==> flow/design.v <==
`timescale 1ns / 1ps
module axi_tlp_decoder 
#(
parameter AXIDATAWIDTH = 8
)
(
input clk,
input reset,
input tvalid,
input [8*AXIDATAWIDTH-1:0] tdata,
output reg tready,
input [AXIDATAWIDTH-1:0] tstrb,
input [21:0] tuser,
input tlast,
output reg [7:0]  a4lm_addr,
output reg [31:0] a4lm_wr_data,
output reg a4lm_wr_cmd,
output reg a4lm_rd_cmd,
output reg [7:0] cfg_addr,
output reg [31:0] cfg_wr_data,
output reg cfg_rd_cmd,
output reg cfg_wr_cmd,
output reg fifo0_wr_cmd,
output reg [16*AXIDATAWIDTH+4-1:0] fifo0_wr_data,
input fifo0_empty_flag,
input fifo0_full_flag,
input fifo0_prog_full_flag,
output reg req_compl,
output reg [2:0] compl_code,
input tlp_enc_ready,
output reg [2:0]   tenc_tc,                         
output reg [1:0]   tenc_attr,                       
output reg [9:0]   tenc_len,                        
output reg [15:0]  tenc_rid,                        
output reg [7:0]   tenc_tag,                        
output reg [7:0]   tenc_be,                         
output reg [12:0]  tenc_addr,                       
input lnk_up,
input cfg_to_turnoff,
output reg cfg_to_turnoff_ok
);
localparam [3:0] idle = 4'b0000,
						discharge_tlp = 4'b1111,
						cfg_rd = 4'b0001,
						cfg_wr = 4'b0010,
						a4lm_rd = 4'b0011,
						a4lm_wr = 4'b0100,
						a4sm_wr0 = 4'b0101,
						a4sm_wr1 = 4'b1001,
						wait_state = 4'b1000,
						receiving = 4'b1100;
reg [3:0] state_reg;
reg  tlp_digest;
reg [16*AXIDATAWIDTH+4-1:0] buffer0;
localparam [2:0] reg_rd_compl = 3'b001,
						cfg_rd_compl = 3'b010,
						cfg_wr_compl = 3'b011,
						adc_mem_compl = 3'b100;
localparam ADC_MEM_RD32 = 9'b00_00000_01;
localparam ADC_MEM_WR32 = 9'b10_00000_01;	
localparam REG_RD32 = 9'b00_00000_10;
localparam REG_WR32 = 9'b10_00000_10;
localparam CFG_RD   = 9'b00_00100_00; 
localparam CFG_WR   = 9'b10_00100_00;
always@(posedge clk)
begin
if(reset)
	begin
		state_reg <= idle;
		tready <= 1'b0;
		a4lm_addr <= 0;
		a4lm_wr_data <= 0;
		a4lm_wr_cmd <= 1'b0;
		a4lm_rd_cmd <= 1'b0;
		cfg_addr <= 0;
		cfg_wr_data <= 0;
		cfg_rd_cmd <= 1'b0;
		cfg_wr_cmd <= 1'b0;
		fifo0_wr_cmd = 1'b0;
		fifo0_wr_data = 0;
		req_compl <= 1'b0;
		compl_code <= 0;
		tenc_tc <= 0;
		tenc_attr <= 0;
		tenc_len <= 0;
		tenc_rid <= 0;
		tenc_tag <= 0;
		tenc_be <= 0;
		tenc_addr <= 0;
		cfg_to_turnoff_ok <= 1'b0;
	end
else
	begin
		case(state_reg)
			idle:
				begin
					cfg_to_turnoff_ok <= 1'b0;
					buffer0 = 0;
					tenc_tc <= 0;
					tenc_attr <= 0;
					tenc_len <= 0;
					tenc_rid <= 0;
					tenc_tag <= 0;
					tenc_be <= 0;
					tenc_addr <= 0;
					a4lm_wr_data <= 0;
					a4lm_addr <= 0;
					a4lm_wr_cmd <= 0;
					a4lm_rd_cmd <= 0;
					cfg_addr <= 0;
					cfg_wr_data <= 0;
					cfg_rd_cmd <= 0;
					cfg_wr_cmd <= 0;
					fifo0_wr_cmd = 0;
					fifo0_wr_data = 0;
					req_compl <= 0;
					compl_code <= 0;
					tready <= 1'b0;
					if(cfg_to_turnoff)
						begin
							cfg_to_turnoff_ok <= 1'b1;
						end
					if(lnk_up & tlp_enc_ready & tvalid & ~tlast & (~(fifo0_empty_flag & fifo0_full_flag)) & (~fifo0_prog_full_flag) &(~cfg_to_turnoff))
						begin
							state_reg <= receiving;
							tready <= 1'b1;
						end 
				end
			receiving:
				begin
					if(tdata[14] == 0)
							begin
								tlp_digest <= tdata[15];
								case ({tdata[30:24],{tuser[6],tuser[4] | tuser[2]}})
										REG_RD32:
											begin
												state_reg <= a4lm_rd;
												tenc_tc     <= tdata[22:20]; 
												tenc_attr   <= tdata[13:12];
												tenc_len    <= tdata[9:0];
												tenc_rid    <= tdata[63:48];
												tenc_tag    <= tdata[47:40];
												tenc_be     <= tdata[39:32];
												req_compl <= 1'b1;
												compl_code <= reg_rd_compl;
											end
										REG_WR32:
											begin
												state_reg <= a4lm_wr;
											end
										ADC_MEM_RD32:
											begin
												tenc_tc     <= tdata[22:20]; 
												tenc_attr   <= tdata[13:12];
												tenc_len    <= tdata[9:0];
												tenc_rid    <= tdata[63:48];
												tenc_tag    <= tdata[47:40];
												tenc_be     <= tdata[39:32];
												req_compl <= 1'b1;
												compl_code <= adc_mem_compl;
												state_reg <= idle;
											end
										ADC_MEM_WR32:
											begin
												buffer0[9:0] = tdata[9:0];
												buffer0[15:10] = tuser[7:2];
												state_reg <= a4sm_wr0;
											end
										CFG_RD:
											begin
												tenc_tc     <= tdata[22:20]; 
												tenc_attr   <= tdata[13:12];
												tenc_len    <= tdata[9:0];
												tenc_rid    <= tdata[63:48];
												tenc_tag    <= tdata[47:40];
												tenc_be     <= tdata[39:32];
												req_compl <= 1'b1;
												state_reg <= cfg_rd;
												compl_code <= cfg_rd_compl;
											end
										CFG_WR:
											begin
												req_compl <= 1'b1;
												tenc_tc     <= tdata[22:20]; 
												tenc_attr   <= tdata[13:12];
												tenc_len    <= tdata[9:0];
												tenc_rid    <= tdata[63:48];
												tenc_tag    <= tdata[47:40];
												tenc_be     <= tdata[39:32];
												compl_code <= cfg_wr_compl;
												state_reg <= cfg_wr;
											end
										default:
											begin
												state_reg <= discharge_tlp;
											end
								endcase
							end
						else
							begin
								state_reg <= discharge_tlp;
							end
				end
			a4lm_rd:
				begin
					req_compl <= 1'b0;
					a4lm_addr <= tdata[9:2];
					tenc_addr <= tdata[14:2];
					a4lm_rd_cmd <= 1'b1;
					state_reg <= idle;
				end
			a4lm_wr:
				begin
					a4lm_addr <= tdata[9:2];
					a4lm_wr_data <= tdata[63:32];
					a4lm_wr_cmd <= 1'b1;
					if(tlp_digest)
						begin
							state_reg <= discharge_tlp;
						end
					else
						begin
							state_reg <= idle;
							tready <= 1'b0;
						end
				end
			a4sm_wr0:
				begin
					buffer0[45:16] = tdata[31:2];
					fifo0_wr_data = buffer0;
					fifo0_wr_cmd = 1'b1;
					buffer0[31:0] = tdata[63:32];
					buffer0[128] = 1;
					state_reg <= a4sm_wr1;
				end
			a4sm_wr1:
				begin
					fifo0_wr_cmd = 1'b0;
					if(tlast)
						begin
							if(buffer0[129])
								begin
									buffer0[127:96] = tdata[31:0];
									buffer0[131] = 1'b1;
									fifo0_wr_cmd = 1'b1;
									fifo0_wr_data = buffer0;
									tready <= 1'b0;
									state_reg <= idle;
								end
							else
								begin
									buffer0[63:32] = tdata[31:0];
									buffer0[129] = 1'b1;
									buffer0[131:130] = 2'b00;
									fifo0_wr_cmd = 1'b1;
									fifo0_wr_data = buffer0;
									tready <= 1'b0;
									state_reg <= idle;
								end
						end
					else
						begin
							if(buffer0[129])
								begin
									buffer0[127:96] = tdata[31:0];
									buffer0[131] = 1'b1;
									fifo0_wr_cmd = 1'b1;
									fifo0_wr_data = buffer0;
									buffer0[31:0] = tdata[63:32];
									buffer0[131:128] = 4'b0001;
								end
							else
								begin
									buffer0[95:32] = tdata[63:0];
									buffer0[130:129] =  2'b11;
								end
						end
				end
			cfg_rd:
				begin
					tenc_addr <= tdata[14:2];
					req_compl <= 1'b0;
					cfg_addr <= tdata[9:2];
					cfg_rd_cmd <= 1'b1;
					if(tlast)
						begin
							state_reg <= idle;
						end
					else
						begin
							state_reg <= discharge_tlp;
						end
				end
			cfg_wr:
				begin
					tenc_addr <= tdata[14:2];
					req_compl <= 1'b0;
					cfg_wr_cmd <= 1'b1;
					cfg_addr <= tdata[9:2];
					cfg_wr_data <= tdata[63:32];
					if(tlast)
						begin
							state_reg <= idle;
						end
					else
						begin
							state_reg <= discharge_tlp;
						end
				end
			discharge_tlp:
				begin
					a4lm_wr_cmd <= 1'b0;
					if(tlast)
						begin
							state_reg <= idle;
							tready <= 1'b0;
						end
				end
		endcase
	end
end
endmodule
`timescale 1ns / 1ps
module axi_tlp_encoder 
#(
parameter AXIWIDTH = 8    
)
(
input clk,
input reset,
input [7:0] cfg_bus_number,
input [4:0] cfg_device_number,
input [2:0] cfg_function_number,
input [31:0]cfg_rd_data,
input cfg_valid,
input               req_compl,
input [2:0] 			compl_code,
output reg          tlp_encoder_ready,
input [2:0]         tenc_tc,
input [1:0]         tenc_attr,
input [9:0]         tenc_len,
input [15:0]        tenc_rid,
input [7:0]         tenc_tag,
input [7:0]         tenc_be,
input [12:0]        tenc_addr,
input 						a4lm_valid,
input [31:0]				a4lm_data,
input [1:0] 				a4lm_err_code,
input 				fifo1_full_flag,
input 				fifo1_empty_flag,
output reg       	fifo1_rd_cmd,
input	[131:0]		fifo1_rd_data,
output reg 								tx_tvalid,
output reg [8*AXIWIDTH-1:0] tx_tdata,
input 									tx_tready,
output reg [AXIWIDTH-1:0] tx_tstrb,
output reg								 tx_tlast
);
localparam [2:0] idle = 3'b000,
						cfg_rd_state = 3'b001,
						cfg_wr_state = 3'b010,
						reg_rd_state = 3'b100,
						adc_mem_state0 = 3'b101,
						adc_mem_state1 = 3'b110,
						adc_mem_state2 = 3'b011,
						waiting = 3'b111;
localparam PIO_64_CPLD_FMT_TYPE = 7'b10_01010;
localparam PIO_64_CPL_FMT_TYPE  = 7'b00_01010;
localparam [2:0] reg_rd_compl = 3'b001,
						cfg_rd_compl = 3'b010,
						cfg_wr_compl = 3'b011,
						adc_mem_compl = 3'b100;
reg [2:0] state_reg;
reg err_reg;
reg [131:0] 	buffer;
reg [31:0]     buffer0;
reg [9:0]	 counter;
reg [15:0] 	requester_id;
reg [7:0]	tag_reg;
reg [11:0] 	byte_count_reg;
reg [1:0] compl_reg;
reg [6:0] lower_addr;
reg flag0;
reg flag1;
reg flag2;
reg flag3;
always @(*)
begin
	byte_count_reg = 12'd0;
	casex (tenc_be[7:0])
		8'b00001xx1: byte_count_reg = 4;
		8'b000001x1: byte_count_reg = 3;
		8'b00001x10: byte_count_reg = 3;
		8'b00000011: byte_count_reg = 2;
		8'b00000110: byte_count_reg = 2;
		8'b00001100: byte_count_reg = 2;
		8'b00000001: byte_count_reg = 1;
		8'b00000010: byte_count_reg = 1;
		8'b00000100: byte_count_reg = 1;
		8'b00001000: byte_count_reg = 1;
		8'b00000000: byte_count_reg = 1;
		8'b1xxxxxx1: byte_count_reg = (tenc_len << 2);
		8'b01xxxxx1: byte_count_reg = (tenc_len << 2)-1;
		8'b001xxxx1: byte_count_reg = (tenc_len << 2)-2;
		8'b0001xxx1: byte_count_reg = (tenc_len << 2)-3;
		8'b1xxxxx10: byte_count_reg = (tenc_len << 2)-1;
		8'b01xxxx10: byte_count_reg = (tenc_len << 2)-2;
		8'b001xxx10: byte_count_reg = (tenc_len << 2)-3;
		8'b0001xx10: byte_count_reg = (tenc_len << 2)-4;
		8'b1xxxx100: byte_count_reg = (tenc_len << 2)-2;
		8'b01xxx100: byte_count_reg = (tenc_len << 2)-3;
		8'b001xx100: byte_count_reg = (tenc_len << 2)-4;
		8'b0001x100: byte_count_reg = (tenc_len << 2)-5;
		8'b0001x100: byte_count_reg = (tenc_len << 2)-5;
		8'b1xxx1000: byte_count_reg = (tenc_len << 2)-3;
		8'b01xx1000: byte_count_reg = (tenc_len << 2)-4;
		8'b001x1000: byte_count_reg = (tenc_len << 2)-5;
		8'b00011000: byte_count_reg = (tenc_len << 2)-6;
	endcase
end
always@(posedge clk)
begin
if(reset)
	begin
		state_reg <= idle;
		tlp_encoder_ready <= 1'b0;
		fifo1_rd_cmd = 1'b0;
		tx_tvalid <= 1'b0;
		tx_tdata <= 0;
		tx_tstrb <= 0;
		tx_tlast <= 1'b0;
	end
else
	begin
		case(state_reg)
			idle:
				begin
					flag2 <= 0;
					buffer0 <= 0;
					flag3 <= 0;
					flag0 <= 0;
					flag1 <= 0;
					requester_id <= 0;
					tag_reg <= 0;
					compl_reg <= 0;
					counter = 0;
					err_reg <= 0;
					tlp_encoder_ready <= 1'b1;
					fifo1_rd_cmd = 0;
					tx_tvalid <= 0;
					tx_tdata <= 0;
					tx_tstrb <= 0;
					tx_tlast <= 0;
					err_reg <= 0;
					buffer <= 0;
					if(req_compl&~(fifo1_empty_flag  & fifo1_full_flag))
						begin
							tlp_encoder_ready <= 1'b0;
							case(compl_code)
									reg_rd_compl:
										begin
											tx_tdata[30:24] <= PIO_64_CPLD_FMT_TYPE;
											state_reg <= waiting;
											compl_reg <= 2'd1;
											tx_tdata[9:0] <= 10'b1;  
											tx_tdata[43:32] <= byte_count_reg;
											flag0 <= 1;
										end
									cfg_rd_compl:
										begin
											tx_tdata[30:24] <= PIO_64_CPLD_FMT_TYPE;
											state_reg <= waiting;
											compl_reg <= 2'd2;
											tx_tdata[9:0] <= 10'b1;  
											tx_tdata[43:32] <= 4;
											tx_tdata[47:45] <= 000;
											flag0 <= 1;
										end
									cfg_wr_compl:
										begin
											tx_tvalid <= 1'b1;
											tx_tdata[30:24] <= PIO_64_CPL_FMT_TYPE;
											state_reg <= cfg_wr_state;
											tx_tdata[9:0] <= 10'b1;  
											tx_tdata[47:45] <= 000;
											tx_tdata[43:32] <= 4;
										end
									adc_mem_compl:
										begin
											flag0 <= 1;
											compl_reg <= 2'd3;
											tx_tdata[30:24] <= PIO_64_CPLD_FMT_TYPE;
											state_reg <= waiting;
											tx_tdata[9:0] <= tenc_len; 
											counter = tenc_len;
											tx_tdata[43:32] <= byte_count_reg;
										end
							endcase
							requester_id <= tenc_rid;
							tag_reg <= tenc_tag;
							tx_tdata[63:48] <= {	cfg_bus_number,
														cfg_device_number,
														cfg_function_number  
														};
							tx_tdata[44] <= 1'b0; 
							tx_tdata[31] <= 0;
							tx_tdata[23] <= 1'b0;
							tx_tdata[22:20] <= tenc_tc;
							tx_tdata[19:14] <= 6'b0;
							tx_tdata[13:12] <= tenc_attr;
							tx_tdata[11:10] <= 2'b0;
							tx_tstrb   <= 8'hFF;
							flag1 <= 0;
						end
				end
			waiting:
				begin
					if(flag1 == 0)
						begin
							casex ({flag0, tenc_be[3:0]})
								5'b0_xxxx : lower_addr <= 7'h0;
								5'bx_0000 : lower_addr <= {tenc_addr[4:0], 2'b00};
								5'bx_xxx1 : lower_addr <= {tenc_addr[4:0], 2'b00};
								5'bx_xx10 : lower_addr <= {tenc_addr[4:0], 2'b01};
								5'bx_x100 : lower_addr <= {tenc_addr[4:0], 2'b10};
								5'bx_1000 : lower_addr <= {tenc_addr[4:0], 2'b11};
							endcase
							flag1 <= 1;
						end
					case(compl_reg)
						2'd1:  
							begin
								if(a4lm_valid)
									begin
										case(a4lm_err_code)
											2'b10:
												begin
													tx_tdata[30:24] <= PIO_64_CPL_FMT_TYPE;
													tx_tdata[47:45] <= 3'b100; 
													err_reg <= 1'b1;
												end
											2'b01:
												begin
													tx_tdata[30:24] <= PIO_64_CPL_FMT_TYPE;
													tx_tdata[47:45] <= 3'b001; 
													err_reg <= 1'b1;
												end
											2'b00:
												begin
													tx_tdata[47:45] <= 3'b000;
													buffer[31:0] <= a4lm_data;
												end
										endcase
										tx_tvalid <= 1;
										state_reg <= reg_rd_state;
									end
							end
						2'd2:  
							begin
								if(cfg_valid)
									begin
										buffer[31:0] <= cfg_rd_data;
										tx_tvalid <= 1'b1;
										state_reg <= cfg_rd_state;
									end
							end
						2'd3:  
							begin
								if(fifo1_empty_flag == 0)
									begin
										tx_tdata[47:45] <= 3'b000;
										state_reg <= adc_mem_state0;
										fifo1_rd_cmd <= 1'b1;
									end
							end
					endcase
				end
			reg_rd_state:
				begin
					if(tx_tready)
						begin
							if(err_reg)
								begin
									tx_tdata[63:32] <= 32'h0;
									tx_tstrb   <= 8'h0F;
								end
							else
								begin
									tx_tstrb   <= 8'hFF;
									tx_tdata[63:32] <= buffer[31:0];
								end
							tx_tdata[31:16] <= requester_id;
							tx_tdata[15:8] <= tag_reg;
							tx_tdata[7] <= 1'b0;
							tx_tdata[6:0] <= lower_addr;
							tx_tlast <= 1'b1;
							state_reg <= idle;
						end
				end
			cfg_rd_state:
				begin
					if(tx_tready)
						begin
							tx_tstrb <= 8'hFF;
							tx_tlast <= 1'b1;
							state_reg <= idle;
							tx_tdata[63:32] <= buffer[31:0];
							tx_tdata[31:16] <= requester_id;
							tx_tdata[15:8] <= tag_reg;
							tx_tdata[7] <= 1'b0;
							tx_tdata[6:0] <= 7'b0;
						end
				end
			cfg_wr_state:
				begin
					if(tx_tready)
						begin
							tx_tstrb <= 8'h0F;
							tx_tlast <= 1'b1;
							state_reg <= idle;
							tx_tdata[31:16] <= tenc_rid;
							tx_tdata[15:8] <= tenc_tag;
							tx_tdata[7] <= 1'b0;
							tx_tdata[6:0] <= 7'b0;
						end
				end
			adc_mem_state0:
				begin
					buffer <= fifo1_rd_data;
					state_reg <= adc_mem_state1;
					fifo1_rd_cmd <= 1'b0;
					tx_tvalid <= 1'b1;
				end
			adc_mem_state1:
				begin
					if(tx_tready)
						begin
							tx_tdata[31:16] <= requester_id;
							tx_tdata[15:8] <= tag_reg;
							tx_tdata[7] <= 1'b0;
							tx_tdata[6:0] <= lower_addr;
							tx_tdata[63:32] <= buffer[31:0];
							state_reg <= adc_mem_state2;
							counter = counter - 1'b1;
						end
				end
			adc_mem_state2:
				begin
					case(counter)
					10'd1:
						begin
							state_reg <= idle;
							tx_tlast <= 1'b1;
							tx_tdata[63:32] <= 0;
							if(~buffer[130])
								begin
									tx_tdata[31:0] <= buffer[63:32];
								end
							else
								begin
									tx_tdata[31:0] <= buffer0;
								end
							tx_tstrb <= 8'h0F;
						end
					10'd3:
						begin
							fifo1_rd_cmd <= 1'b0;
							counter = counter - 2;
							buffer0 <= buffer[127:96];
							tx_tdata <= buffer[95:32];
							tx_tstrb <= 8'hFF;
						end
					default:
						begin
							if(counter[1])
								begin
									fifo1_rd_cmd <= 1'b1;
									buffer0 <= buffer[127:96];
									tx_tdata <= buffer[95:32];
									counter = counter - 2;
								end
							else
								begin
									fifo1_rd_cmd <= 1'b0;
									tx_tdata[31:0] <= buffer0;
									tx_tdata[63:32] <= fifo1_rd_data[31:0];
									buffer = fifo1_rd_data;
									counter = counter - 2;
								end
						end
					endcase
				end
		endcase
	end
end
endmodule
`timescale 1ns / 1ps
module axi4_lite_master
				#(
					parameter ADDR_WIDTH = 8,
					parameter DATA_WIDTH = 32,
					parameter STRB_WIDTH = DATA_WIDTH/8
				)
				(
					input 								reset,
					input 								clk,
					output reg 							awvalid,
					input 								awready,
					output reg	[1:0]					awprot,
					output reg	[ADDR_WIDTH-1:0]	awaddr,
					output reg 							wrvalid,
					input 								wrready,
					output reg  [STRB_WIDTH-1:0]	wrstrb,
					output reg 	[DATA_WIDTH-1:0]	wrdata,
					output reg 							bready,
					input 								bvalid,
					input [1:0]							bresp,
					output reg 							arvalid,
					input 								arready,
					output reg [ADDR_WIDTH-1:0]	araddr,
					output reg [1:0]					arprot,
					input  [DATA_WIDTH-1:0]			rddata,
					output reg 							rdready,
					input 								rdvalid,
					input  [2:0]						rdresp,
					input 								userrdcmd, 
					input 								userwrcmd,
					input  [ADDR_WIDTH-1:0] 		userrdwraddr,
					input  [DATA_WIDTH-1:0] 		userwrdata,
					output reg	[DATA_WIDTH-1:0] 	userrddata,
					output reg 							data_valid,
					output reg [1:0] 					error
				);
localparam  idle   = 4'b0000,
				read1  = 4'b0001,
				read2  = 4'b0010,
				read3  = 4'b0011,
				write1 = 4'b0100, 
				write2 = 4'b0101,
				write3 = 4'b0110,
				okay = 2'b00,  
				exokay = 2'b01, 
				slverr = 2'b10, 
				decerr = 2'b11; 
reg [3:0] statereg;
always@(posedge clk)
begin
	if(reset)
		begin
			statereg <= idle;
			araddr <= 0;
			awaddr <= 0;
			userrddata <= 32'h0;
			bready <= 1'b0;
			awvalid <= 1'b0;
			awprot <= 2'b00;
			wrdata <= 0;
			wrstrb <= 0;
			wrvalid <= 1'b0;
			arvalid <= 1'b0;
			arprot <= 0;
			data_valid <= 1'b0;
			rdready <= 1'b0;
			error <= 0;
		end
	else
		begin
			case(statereg)
				idle:
					begin	
						araddr <= 0;
						awaddr <= 0;
						userrddata <=  32'h0;
						statereg <= idle;
						bready <= 1'b0;
						awvalid <= 1'b0;
						awprot <= 2'b00;
						wrdata <= 0;
						wrstrb <= 0;
						wrvalid <= 1'b0;
						bready <= 1'b0;
						arvalid <= 1'b0;
						arprot <= 0;
						data_valid <= 1'b0;
						rdready <= 1'b0;
						error <= 0;
						if(userrdcmd)
							begin
								araddr <= userrdwraddr;
								statereg <= read1;
								arvalid <= 1'b1;
							end
						else	
							begin
								if(userwrcmd)
									begin
										wrdata <= userwrdata;
										wrstrb <= 4'b1111;
										awvalid <= 1'b1;
										awaddr <= userrdwraddr;
										statereg <= write1;
									end
							end
					end
				read1:
					begin
						if(arready)
							begin
								arvalid <= 1'b0;
								araddr <= 1'b0;
								statereg <= read2;
							end
					end
				read2:
					begin
						if(rdvalid)
							begin
								rdready <= 1'b1;
								case (rdresp)
									okay:
										begin
											userrddata <= rddata;
											data_valid <= 1'b1;
										end
									exokay:
										begin
											userrddata <= rddata;
											data_valid <= 1'b1;
										end
									slverr:
										begin
											data_valid <= 1'b1;
											error <= 2'b10;
										end
									decerr:
										begin
											data_valid <= 1'b1;
											error <= 2'b11;
										end
								endcase 
								statereg <= idle;
							end
					end
				write1:
					begin
						if(awready)
							begin
								awvalid <= 1'b0;
								statereg <= write2;
								wrvalid <= 1'b1;
							end
					end
				write2:
					begin
						if(wrready)
							begin
								wrvalid <= 1'b0;
								statereg <= write3;
							end
					end
				write3:
					begin
						if(bvalid)
							begin
								case(bresp)
									okay:
										begin
											error <= 2'b00;
											data_valid <= 1'b1;
										end
									exokay:
										begin
											error <= 2'b00;
											data_valid <= 1'b1;
										end
									slverr:
										begin
											data_valid <= 1'b1;
											error <= 2'b10;
										end
									decerr:
										begin
											data_valid <= 1'b1;
											error <= 2'b11;
										end
								endcase
								statereg <= idle;
								bready <= 1'b1;
							end
					end
			endcase
		end
end
endmodule
`timescale 1ns / 1ps
module axi4_lite_slave
				#(
					parameter ADDR_WIDTH = 8,
					parameter ADDR_WIDTH_SLAVE = 5,
					parameter DATA_WIDTH = 32,
					parameter STRB_WIDTH = DATA_WIDTH/8,
					parameter AXI_SLAVE_ADDR = 3'b000
				)
				(
					input 									reset,
					input 									clk,
					input 									awvalid,
					output reg 								awready,
					input 		[1:0]						awprot,
					input 		[ADDR_WIDTH-1:0]		awaddr,
					input 									wrvalid,
					output reg 								wrready,
					input 		[STRB_WIDTH-1:0]		wrstrb,
					input  		[DATA_WIDTH-1:0]		wrdata,
					input 									bready,
					output reg 								bvalid,
					output reg [1:0]						bresp,
					input 									arvalid,
					output reg 								arready,
					input  		[ADDR_WIDTH-1:0]		araddr,
					input 		[1:0]						arprot,
					output reg [DATA_WIDTH-1:0]		rdata,
					input 									rready,
					output reg 								rvalid,
					output reg [2:0]						rresp,
					output reg 								rfwrcmd,
					output reg 								rfrdcmd,
					output reg [ADDR_WIDTH_SLAVE-1:0] rfrdaddr,
					output reg [ADDR_WIDTH_SLAVE-1:0] rfwraddr,
					output reg[(DATA_WIDTH)-1:0] 	rfwrdata,
					input 		[(DATA_WIDTH)-1:0] 	rfrddata,
					input 									rf_busy,
					output reg 								slave_need_rf,
					input										rf_data_valid
					);
localparam 		idle = 3'b000,
					write1 = 3'b001,
					write2 = 3'b010,
					read1 = 3'b100,
					read2 = 3'b101;
reg [2:0]statereg;
reg [DATA_WIDTH-1:0] datareg;
always@(posedge clk)
begin
	if(reset)
		begin
			statereg <= idle;
			bvalid <= 0;
			wrready <= 1'b0;
			arready <= 1'b0;
			rdata <= 0;
			rfrdaddr <= 1'b0;
			rfwraddr <= 1'b0;
			rvalid <= 1'b0;
			rresp <= 2'b00;
			awready <= 1'b0;
			bresp <= 2'b00;
			rfwrcmd <= 1'b0;
			rfrdcmd <= 0;
			rfwrdata <= 0;
			slave_need_rf <= 1'b0;
		end
	else
		begin
			case(statereg)
				idle:
					begin
						bvalid <= 0;
						wrready <= 1'b0;
						arready <= 1'b0;
						rdata <= 0;
						rfrdaddr <= 1'b0;
						rfwraddr <= 1'b0;
						rvalid <= 1'b0;
						rresp <= 2'b00;
						awready <= 1'b0;
						bresp <= 2'b00;
						rfwrcmd <= 1'b0;
						rfrdcmd <= 0;
						rfwrdata <= 0;
						statereg <= idle;  
						slave_need_rf <= 1'b0;
						if(awvalid)
							begin
								if(awaddr[7:5] == AXI_SLAVE_ADDR)
									begin
										statereg <= write1;
										rfwraddr <= awaddr[4:0];
										awready <= 1'b1;
										slave_need_rf <= 1'b1;
									end
							end 
						if(arvalid)
							begin
								if(araddr[7:5] == AXI_SLAVE_ADDR)
									begin
										statereg <= read1;
										rfrdaddr <= araddr[4:0];
										rfrdcmd <= 1'b1;
										arready <= 1'b1;
										slave_need_rf <= 1'b1;
									end
							end
					end
				read1:
					begin
						arready <= 1'b0;
						if(~rf_busy)
							begin
								rfrdcmd <= 1'b0;
								if(rf_data_valid)
									begin
										rdata <= rfrddata;
										rvalid <= 1'b1;
										rresp <= 2'b00;
										statereg <= read2;
										slave_need_rf <= 1'b0;
									end
							end
					end
				read2:
					begin
						if(rready)
							begin
								rvalid <= 1'b0;
								statereg <= idle;
							end
					end
				write1:
					begin
						awready <= 1'b0;
						if(wrvalid)
							begin
								wrready <= 1'b1;
								rfwrdata <= wrdata;
								statereg <= write2;
								if(~rf_busy)
									begin
										rfwrcmd <= 1'b1;
										bresp <= 2'b00;
										bvalid <= 1'b1;
									end
							end
					end
				write2:
					begin
						rfwrcmd <= 1'b0;
						wrready <= 1'b0;
						bvalid <= 1'b1;
						slave_need_rf <= 1'b0;
						if(bready)
							begin
								statereg <= idle;
								bvalid <= 1'b0;
							end
					end
		endcase
	end
end
endmodule
`timescale 1ns / 1ps
module register_file
					#(
						parameter   NMBROFDATABITS       =    32, 
										NMBROFADDRBITS   =    5  
					)
					(
						input 												reset,
						input													 clk,
						input 												rd_en,
						input 												wr_en,
						input	 		[NMBROFADDRBITS-1:0]				 wr_addr, 
						input 		[NMBROFADDRBITS-1:0]					 rd_addr,
						input 		[NMBROFDATABITS-1:0]			 	wr_data,
						output reg 	[NMBROFDATABITS-1:0]	 			rd_data,
						output reg 											rf_data_valid
					);	
reg [NMBROFDATABITS-1:0]   array_reg  [0:15]; 
reg statereg;
localparam idle = 1'b0,
				read = 1'b1;
always@(posedge clk)
begin
	if(reset)  
		begin
			statereg <= idle;
			rd_data <= 32'h0;
			rf_data_valid <= 1'b0;
			array_reg[0] <= 32'hFFFFFFFF;
			array_reg[1] <= 32'hFFFFFFFF;
			array_reg[2] <= 32'hFFFFFFFF;
			array_reg[3] <= 32'hFFFFFFFF;
			array_reg[4] <= 32'hFFFFFFFF; 
			array_reg[5] <= 32'hFFFFFFFF;
			array_reg[6] <= 32'hFFFFFFFF;
			array_reg[7] <= 32'hFFFFFFFF;
			array_reg[8] <= 32'hFFFFFFFF;
			array_reg[9] <= 32'hFFFFFFFF;
			array_reg[10] <= 32'hFFFFFFF;
			array_reg[11] <= 32'hFFFFFFF;
			array_reg[12] <= 32'hFFFFFFF;
			array_reg[13] <= 32'hFFFFFFF;
			array_reg[14] <= 32'hFFFFFFF;
			array_reg[15] <= 32'hFFFFFFF;
		end
	else
		begin
			case(statereg)
				idle:
					begin
						rd_data <= 32'h0;
						rf_data_valid <= 0;
						if(rd_en)
							begin
								rf_data_valid <= 1'b1;
								statereg <= read;
								if(rd_addr < 16)
									begin
										rd_data <= array_reg[rd_addr[3:0]];
									end
								else 
									begin
										rd_data <= 32'hFFFFFFFF;
									end
							end
						if(wr_en)
							begin
								if(wr_addr < 16)
									begin
										array_reg[wr_addr[3:0]] <= wr_data;
									end
							end
					end
				read:
					begin
						statereg <= idle;						
					end
			endcase
		end
end
endmodule
`timescale 1ns / 1ps
module pcie_pio_ctrl (
  input          clk,
  input          reset,
  input          tvalid,
  input  [63:0]  tdata,
  output         tready,
  input  [7:0]   tstrb,
  input  [21:0]  tuser,
  input          tlast,
  output [7:0]   cfg_addr,
  output [31:0]  cfg_wr_data,
  output         cfg_rd_cmd,
  output         cfg_wr_cmd,
  input  [31:0]  cfg_rd_data,
  input          cfg_valid,
  output         fifo0_wr_cmd,
  output [131:0] fifo0_wr_data,
  input          fifo0_empty_flag,
  input          fifo0_full_flag,
  input          fifo0_prog_full_flag,
  input          fifo1_full_flag,
  input          fifo1_empty_flag,
  output         fifo1_rd_cmd,
  input  [131:0] fifo1_rd_data,
  input  [7:0]   cfg_bus_number,
  input  [4:0]   cfg_device_number,
  input  [2:0]   cfg_function_number,
  input          lnk_up,
  input          cfg_to_turnoff,
  output         cfg_to_turnoff_ok,
  output         tx_tvalid,
  output [63:0]  tx_tdata,
  input          tx_tready,
  output [7:0]   tx_tstrb,
  output         tx_tlast
);
  wire [7:0]  a4lm_addr;
  wire [31:0] a4lm_wr_data;
  wire        a4lm_wr_cmd, a4lm_rd_cmd;
  wire        req_compl, tlp_enc_ready;
  wire [2:0]  compl_code;
  wire [2:0]  tenc_tc;
  wire [1:0]  tenc_attr;
  wire [9:0]  tenc_len;
  wire [15:0] tenc_rid;
  wire [7:0]  tenc_tag;
  wire [7:0]  tenc_be;
  wire [12:0] tenc_addr;
  wire [31:0] a4lm_data;
  wire        a4lm_valid;
  wire [1:0]  a4lm_err_code;
  wire        awvalid, awready, wrvalid, wrready, bready, bvalid;
  wire        arvalid, arready, rready, rvalid;
  wire [1:0]  awprot, arprot, bresp;
  wire [7:0]  awaddr, araddr;
  wire [3:0]  wrstrb;
  wire [31:0] wrdata, rdata;
  wire [2:0]  rresp;
  wire        rfwrcmd, rfrdcmd, rf_data_valid, slave_need_rf;
  wire [4:0]  rfrdaddr, rfwraddr;
  wire [31:0] rfwrdata, rfrddata;
  axi_tlp_decoder #(.AXIDATAWIDTH(8)) u_dec (
    .clk(clk), .reset(reset),
    .tvalid(tvalid), .tdata(tdata), .tready(tready), .tstrb(tstrb),
    .tuser(tuser), .tlast(tlast),
    .a4lm_addr(a4lm_addr), .a4lm_wr_data(a4lm_wr_data),
    .a4lm_wr_cmd(a4lm_wr_cmd), .a4lm_rd_cmd(a4lm_rd_cmd),
    .cfg_addr(cfg_addr), .cfg_wr_data(cfg_wr_data),
    .cfg_rd_cmd(cfg_rd_cmd), .cfg_wr_cmd(cfg_wr_cmd),
    .fifo0_wr_cmd(fifo0_wr_cmd), .fifo0_wr_data(fifo0_wr_data),
    .fifo0_empty_flag(fifo0_empty_flag), .fifo0_full_flag(fifo0_full_flag),
    .fifo0_prog_full_flag(fifo0_prog_full_flag),
    .req_compl(req_compl), .compl_code(compl_code), .tlp_enc_ready(tlp_enc_ready),
    .tenc_tc(tenc_tc), .tenc_attr(tenc_attr), .tenc_len(tenc_len),
    .tenc_rid(tenc_rid), .tenc_tag(tenc_tag), .tenc_be(tenc_be),
    .tenc_addr(tenc_addr),
    .lnk_up(lnk_up), .cfg_to_turnoff(cfg_to_turnoff),
    .cfg_to_turnoff_ok(cfg_to_turnoff_ok)
  );
  axi4_lite_master #(.ADDR_WIDTH(8), .DATA_WIDTH(32)) u_a4lm (
    .reset(reset), .clk(clk),
    .awvalid(awvalid), .awready(awready), .awprot(awprot), .awaddr(awaddr),
    .wrvalid(wrvalid), .wrready(wrready), .wrstrb(wrstrb), .wrdata(wrdata),
    .bready(bready), .bvalid(bvalid), .bresp(bresp),
    .arvalid(arvalid), .arready(arready), .araddr(araddr), .arprot(arprot),
    .rddata(rdata), .rdready(rready), .rdvalid(rvalid), .rdresp(rresp),
    .userrdcmd(a4lm_rd_cmd), .userwrcmd(a4lm_wr_cmd),
    .userrdwraddr(a4lm_addr), .userwrdata(a4lm_wr_data),
    .userrddata(a4lm_data), .data_valid(a4lm_valid), .error(a4lm_err_code)
  );
  axi4_lite_slave #(.ADDR_WIDTH(8), .ADDR_WIDTH_SLAVE(5), .DATA_WIDTH(32),
                    .AXI_SLAVE_ADDR(3'b000)) u_a4ls (
    .reset(reset), .clk(clk),
    .awvalid(awvalid), .awready(awready), .awprot(awprot), .awaddr(awaddr),
    .wrvalid(wrvalid), .wrready(wrready), .wrstrb(wrstrb), .wrdata(wrdata),
    .bready(bready), .bvalid(bvalid), .bresp(bresp),
    .arvalid(arvalid), .arready(arready), .araddr(araddr), .arprot(arprot),
    .rdata(rdata), .rready(rready), .rvalid(rvalid), .rresp(rresp),
    .rfwrcmd(rfwrcmd), .rfrdcmd(rfrdcmd), .rfrdaddr(rfrdaddr), .rfwraddr(rfwraddr),
    .rfwrdata(rfwrdata), .rfrddata(rfrddata), .rf_busy(1'b0),
    .slave_need_rf(slave_need_rf), .rf_data_valid(rf_data_valid)
  );
  register_file #(.NMBROFDATABITS(32), .NMBROFADDRBITS(5)) u_rf (
    .reset(reset), .clk(clk),
    .rd_en(rfrdcmd), .wr_en(rfwrcmd),
    .wr_addr(rfwraddr), .rd_addr(rfrdaddr),
    .wr_data(rfwrdata), .rd_data(rfrddata), .rf_data_valid(rf_data_valid)
  );
  axi_tlp_encoder #(.AXIWIDTH(8)) u_enc (
    .clk(clk), .reset(reset),
    .cfg_bus_number(cfg_bus_number), .cfg_device_number(cfg_device_number),
    .cfg_function_number(cfg_function_number),
    .cfg_rd_data(cfg_rd_data), .cfg_valid(cfg_valid),
    .req_compl(req_compl), .compl_code(compl_code), .tlp_encoder_ready(tlp_enc_ready),
    .tenc_tc(tenc_tc), .tenc_attr(tenc_attr), .tenc_len(tenc_len),
    .tenc_rid(tenc_rid), .tenc_tag(tenc_tag), .tenc_be(tenc_be),
    .tenc_addr(tenc_addr),
    .a4lm_valid(a4lm_valid), .a4lm_data(a4lm_data), .a4lm_err_code(a4lm_err_code),
    .fifo1_full_flag(fifo1_full_flag), .fifo1_empty_flag(fifo1_empty_flag),
    .fifo1_rd_cmd(fifo1_rd_cmd), .fifo1_rd_data(fifo1_rd_data),
    .tx_tvalid(tx_tvalid), .tx_tdata(tx_tdata), .tx_tready(tx_tready),
    .tx_tstrb(tx_tstrb), .tx_tlast(tx_tlast)
  );
endmodule
[Tool chain data of pcie_pio_ctrl]
The steps from the RTL of pcie_pio_ctrl to its reports follow in flow order.
Line numbers count from 1 in the design file above.
Operators carry their Yosys type and port widths (W data, S select, Z words).
Cell names lack the library's common part.
A cell with - has no value.
Design
  design top: pcie_pio_ctrl
  clock: clk
  cell library: sky130hd
  corner: tt_025C_1v80

[Word-level counts]
Yosys after proc, flatten, opt, wreduce and memory -nomap, before mapping. Print and check cells are not counted.
Memory sizes are those after Yosys's memory passes, which may raise the word count (mostly to a power of two), join words into wider ones and drop unused or constant bits.
Cells by class
  $add $sub $neg: 8
  order comparisons: 2
  equal/unequal tests: 131
  muxes and demuxes: 334
  bitwise logic cells: 22
  reduce/logical cells: 135
Operators by type and width (number)
  $mux W32: 25
  $pmux W32 S2: 9
  $pmux W132 S3: 1
  $mux W132: 3
  $pmux W99 S3: 1
  $mux W131: 2
  $pmux W82 S2: 1
  $pmux W12 S11: 1
  $pmux W32 S4: 1
  $pmux W16 S4: 2
  $mux W16: 8
  $mux W8: 13
  $pmux W8 S2: 6
  $mux W3: 31
  $mux W7: 13
  $mux W4: 21
  $mux W10: 7
  $mux W1: 67
  $mux W64: 1
  $pmux W16 S2: 2
  $mux W12: 5
  $reduce_and A3 Y1: 19
  $pmux W7 S4: 2
  $pmux W7 S2: 4
  $mux W2: 25
  $pmux W16 S3: 1
  $pmux W12 S4: 1
  $pmux W12 S2: 2
Other operator kinds: 95; their cells: 358.
Storage and ports
  flip-flop bits (word level): 913
  bits in writable memories: 512
  memories: 1
  input bits: 287
  elaborated cells: 724
Memory list
  u_rf.array_reg: words 16, width 32, line 1078  | reg [NMBROFDATABITS-1:0]   array_reg  [0:15];

[Longest topological paths]
Longest topological path by Yosys (ltp), each cell counted once; first at word level (registers and memories cut), then after technology mapping (sequential cells cut; the memories' decode and read muxes count).
Depth
  depth after elaboration: 8
  ABC_AREA: 0
  gate-level depth with buffers: 11
  mapped depth without buffers: 8

[Mapped cells and area]
Source: synth_stat.txt of the flow (Yosys; design flattened, memories mapped). It holds for the ABC_AREA given above (unset counts as 0); a run with the other value may have another netlist.
Cells by type (number)
  edfxtp_1: 850
  dfxtp_1: 582
  mux4_2: 160
  nor2_1: 485
  a22oi_1: 241
  or2_2: 265
  and2_1: 249
  clkbuf_1: 411
  nand2_1: 339
  a21oi_1: 205
  a22o_1: 108
  or3_1: 118
  a221oi_1: 84
  nand2b_1: 115
  nand3_1: 111
  o21ai_0: 110
  nor3_1: 107
  mux2i_1: 43
Other cell types: 66; their cells: 468.
Mapped netlist
  cell count: 5051
  chip area (Yosys): 60292.8 sq um
  mapped flip-flops: 1432
  buffer cells: 465
By module: a second synthesis without flattening, with its own total; a netlist apart from the flattened one above.
Unflattened totals
  cell total of the unflattened synthesis: 5136
  area (unflattened synthesis): 61139.9 sq um
Each row is one instance without its submodules.
Modules
  register_file: times used 1, cells 1595, area 24129.4 sq um
  axi_tlp_decoder (AXIDATAWIDTH=8): times used 1, cells 1481, area 15964.1 sq um
  axi_tlp_encoder (AXIWIDTH=8): times used 1, cells 1302, area 14188.6 sq um
  axi4_lite_master: times used 1, cells 390, area 3582.2 sq um
  axi4_lite_slave: times used 1, cells 367, area 3271.9 sq um
  pcie_pio_ctrl: times used 1, cells 1, area 3.8 sq um

[Path before layout]
Path of least setup slack by OpenSTA after synthesis, without wires, with an ideal clock, recovery checks aside; 20% of the period is set as input and as output delay. Where synthesis merged equal registers, the netlist keeps one of their names.
Path after synthesis
  path type: input-to-reg
  start point: input reset
  end point: register u_enc.buffer[100]
  period: 10.0 ns
  input delay: 2.000 ns
  arrival: 11.843 ns
  required time: 9.209 ns
  slack: -2.634 ns
  delay of the path: 10.634 ns
  stages: 4
  buffers on the path: 3
  synthesis period reached: 12.634 ns
"delay of the path" is the arrival time less input delay plus setup time.
"stages": output pins that drive a net of the path, with the launching flip-flop's if there is one; two outputs of one cell count as two.
"synthesis period reached" = period - worst setup slack (recovery checks aside). The figure is calculated, with input and output delays left at 20% of the set period.
Between the ends stands the longest chain of elaborated cells between them, by number of cells; it is not shown to be the way that was timed. Of several equally long chains one is given.
Each line given opens the expression or statement behind the cell; cells for indexed reads and writes are added by Yosys, which also makes memories of some case tables.
A register here has more assigning lines than the two given.
On the way, after synthesis
  cell sequence: clkbuf_1 -> clkbuf_1 -> clkbuf_1 -> nor4_1
  cells in the longest elaborated chain: 2
  elaborated cells between the ends (all ways): 2
RTL lines, path after synthesis
  start: declaration: line 1145  | input          reset,
  $not A1 Y1
  $reduce_and A4 Y1
  end: assignment: line 629  | buffer <= fifo1_rd_data;
  end: assignment: line 687  | buffer = fifo1_rd_data;
  end: declaration: line 375  | reg [131:0] buffer;

[Timing after layout]
From the final timing report of stored run 1: the path of least setup slack in the routed layout; clock arrival at registers is part of the times.
Path post-layout
  path type: reg-to-reg
  start point: register (name not given)
  end point: register u_rf.rd_data[28]
  period: 3.3 ns
  arrival: 4.00 ns
  required time: 3.94 ns
  slack: -0.06 ns
  stages: 7
  buffers on the path: 2
A register here has more assigning lines than the two given.
On the way, post-layout
  cell sequence: dfxtp_1 -> clkbuf_1 -> buf_1 -> mux4_2 -> mux4_2 -> nor2_1 -> o21ai_0
RTL lines, path post-layout
  end: assignment: line 1087  | rd_data <= 32'h0;
  end: assignment: line 1119  | rd_data <= array_reg[rd_addr[3:0]];
  end: declaration: line 1075  | output reg [NMBROFDATABITS-1:0] rd_data,
Chain of elaborated cells between the ends: none given.

==> runs of pcie_pio_ctrl <==
Design pcie_pio_ctrl on sky130hd. What follows are 2 stored runs of the flow, each under its own settings; their order means nothing. The constraints put input and output delay at 20% of the set period each and load the outputs with 0.01 pF.
By "achieved clock period (ns)" is meant the clock period of the run minus its worst setup slack. This is arithmetic on one report: input and output delays are still those of the set period (20% each).
"worst setup path time (ns)" is the time allowed to the run's worst setup path (the clock period less input and output delay, where it has them) less its slack. Clock arrival times count: a late capture clock shortens it, a late launch clock lengthens it.

Flow files of stored run 1
==> flow/run.sh <==
#!/bin/bash
# the make line also repeats the synthesis and layout settings of config.mk as NAME=value (left out here)
make -C /OpenROAD-flow-scripts/flow DESIGN_CONFIG=/design/flow/config.mk WORK_HOME=/design/flow/orfs CLKGATE_MAP_FILE= finish
==> flow/config.mk <==
export PLATFORM = sky130hd
export DESIGN_NAME = pcie_pio_ctrl
export DESIGN_NICKNAME = pcie_pio_ctrl
export VERILOG_FILES = /design/flow/design.v
export SDC_FILE = /design/flow/constraint.sdc
export NUM_CORES = 4
export LEC_CHECK = 0
export CAP_MARGIN = 20
export CELL_PAD_IN_SITES_GLOBAL_PLACEMENT = 1
export CORE_MARGIN = 2
export CORE_UTILIZATION = 40
export CTS_CLUSTER_SIZE = 35
export GPL_TIMING_DRIVEN = 0
export SLEW_MARGIN = 20
export TNS_END_PERCENT = 45
==> flow/constraint.sdc <==
create_clock -name core_clock -period 3.3 [get_ports {clk}]
set_input_delay 0.6600 -clock core_clock [delete_from_list [all_inputs] [get_ports {clk}]]
set_output_delay 0.6600 -clock core_clock [all_outputs]
set_load 0.01 [all_outputs]

report of stored run 1
yosys chip area after synthesis (um^2): 60292.8
finish__design__die__area: 153852.0
finish__design__instance__utilization: 0.4960
finish__timing__setup__ws: -0.056
finish__timing__setup__tns: -0.074
achieved clock period (ns): 3.356
worst setup path time (ns): 3.36
worst setup path kind: reg-to-reg

Flow files of stored run 2
==> flow/run.sh <==
#!/bin/bash
# the make line also repeats the synthesis and layout settings of config.mk as NAME=value (left out here)
make -C /OpenROAD-flow-scripts/flow DESIGN_CONFIG=/design/flow/config.mk WORK_HOME=/design/flow/orfs CLKGATE_MAP_FILE= finish
==> flow/config.mk <==
export PLATFORM = sky130hd
export DESIGN_NAME = pcie_pio_ctrl
export DESIGN_NICKNAME = pcie_pio_ctrl
export VERILOG_FILES = /design/flow/design.v
export SDC_FILE = /design/flow/constraint.sdc
export NUM_CORES = 4
export LEC_CHECK = 0
export ABC_AREA = 1
export CAP_MARGIN = 30
export CELL_PAD_IN_SITES_DETAIL_PLACEMENT = 0
export CORE_ASPECT_RATIO = 0.51
export CORE_MARGIN = 3
export CORE_UTILIZATION = 36
export CTS_CLUSTER_SIZE = 97
export GPL_ROUTABILITY_DRIVEN = 0
export GPL_TIMING_DRIVEN = 1
export PLACE_DENSITY_LB_ADDON = 0.27
export SLEW_MARGIN = 20
export TNS_END_PERCENT = 10
==> flow/constraint.sdc <==
create_clock -name core_clock -period 5.67 [get_ports {clk}]
set_input_delay 1.1340 -clock core_clock [delete_from_list [all_inputs] [get_ports {clk}]]
set_output_delay 1.1340 -clock core_clock [all_outputs]
set_load 0.01 [all_outputs]

report of stored run 2
yosys chip area after synthesis (um^2): 62158.4
finish__design__die__area: 177970.0
finish__design__instance__utilization: 0.4319
finish__timing__setup__ws: 1.578
finish__timing__setup__tns: 0.000
achieved clock period (ns): 4.092
worst setup path time (ns): 4.09
worst setup path kind: reg-to-reg
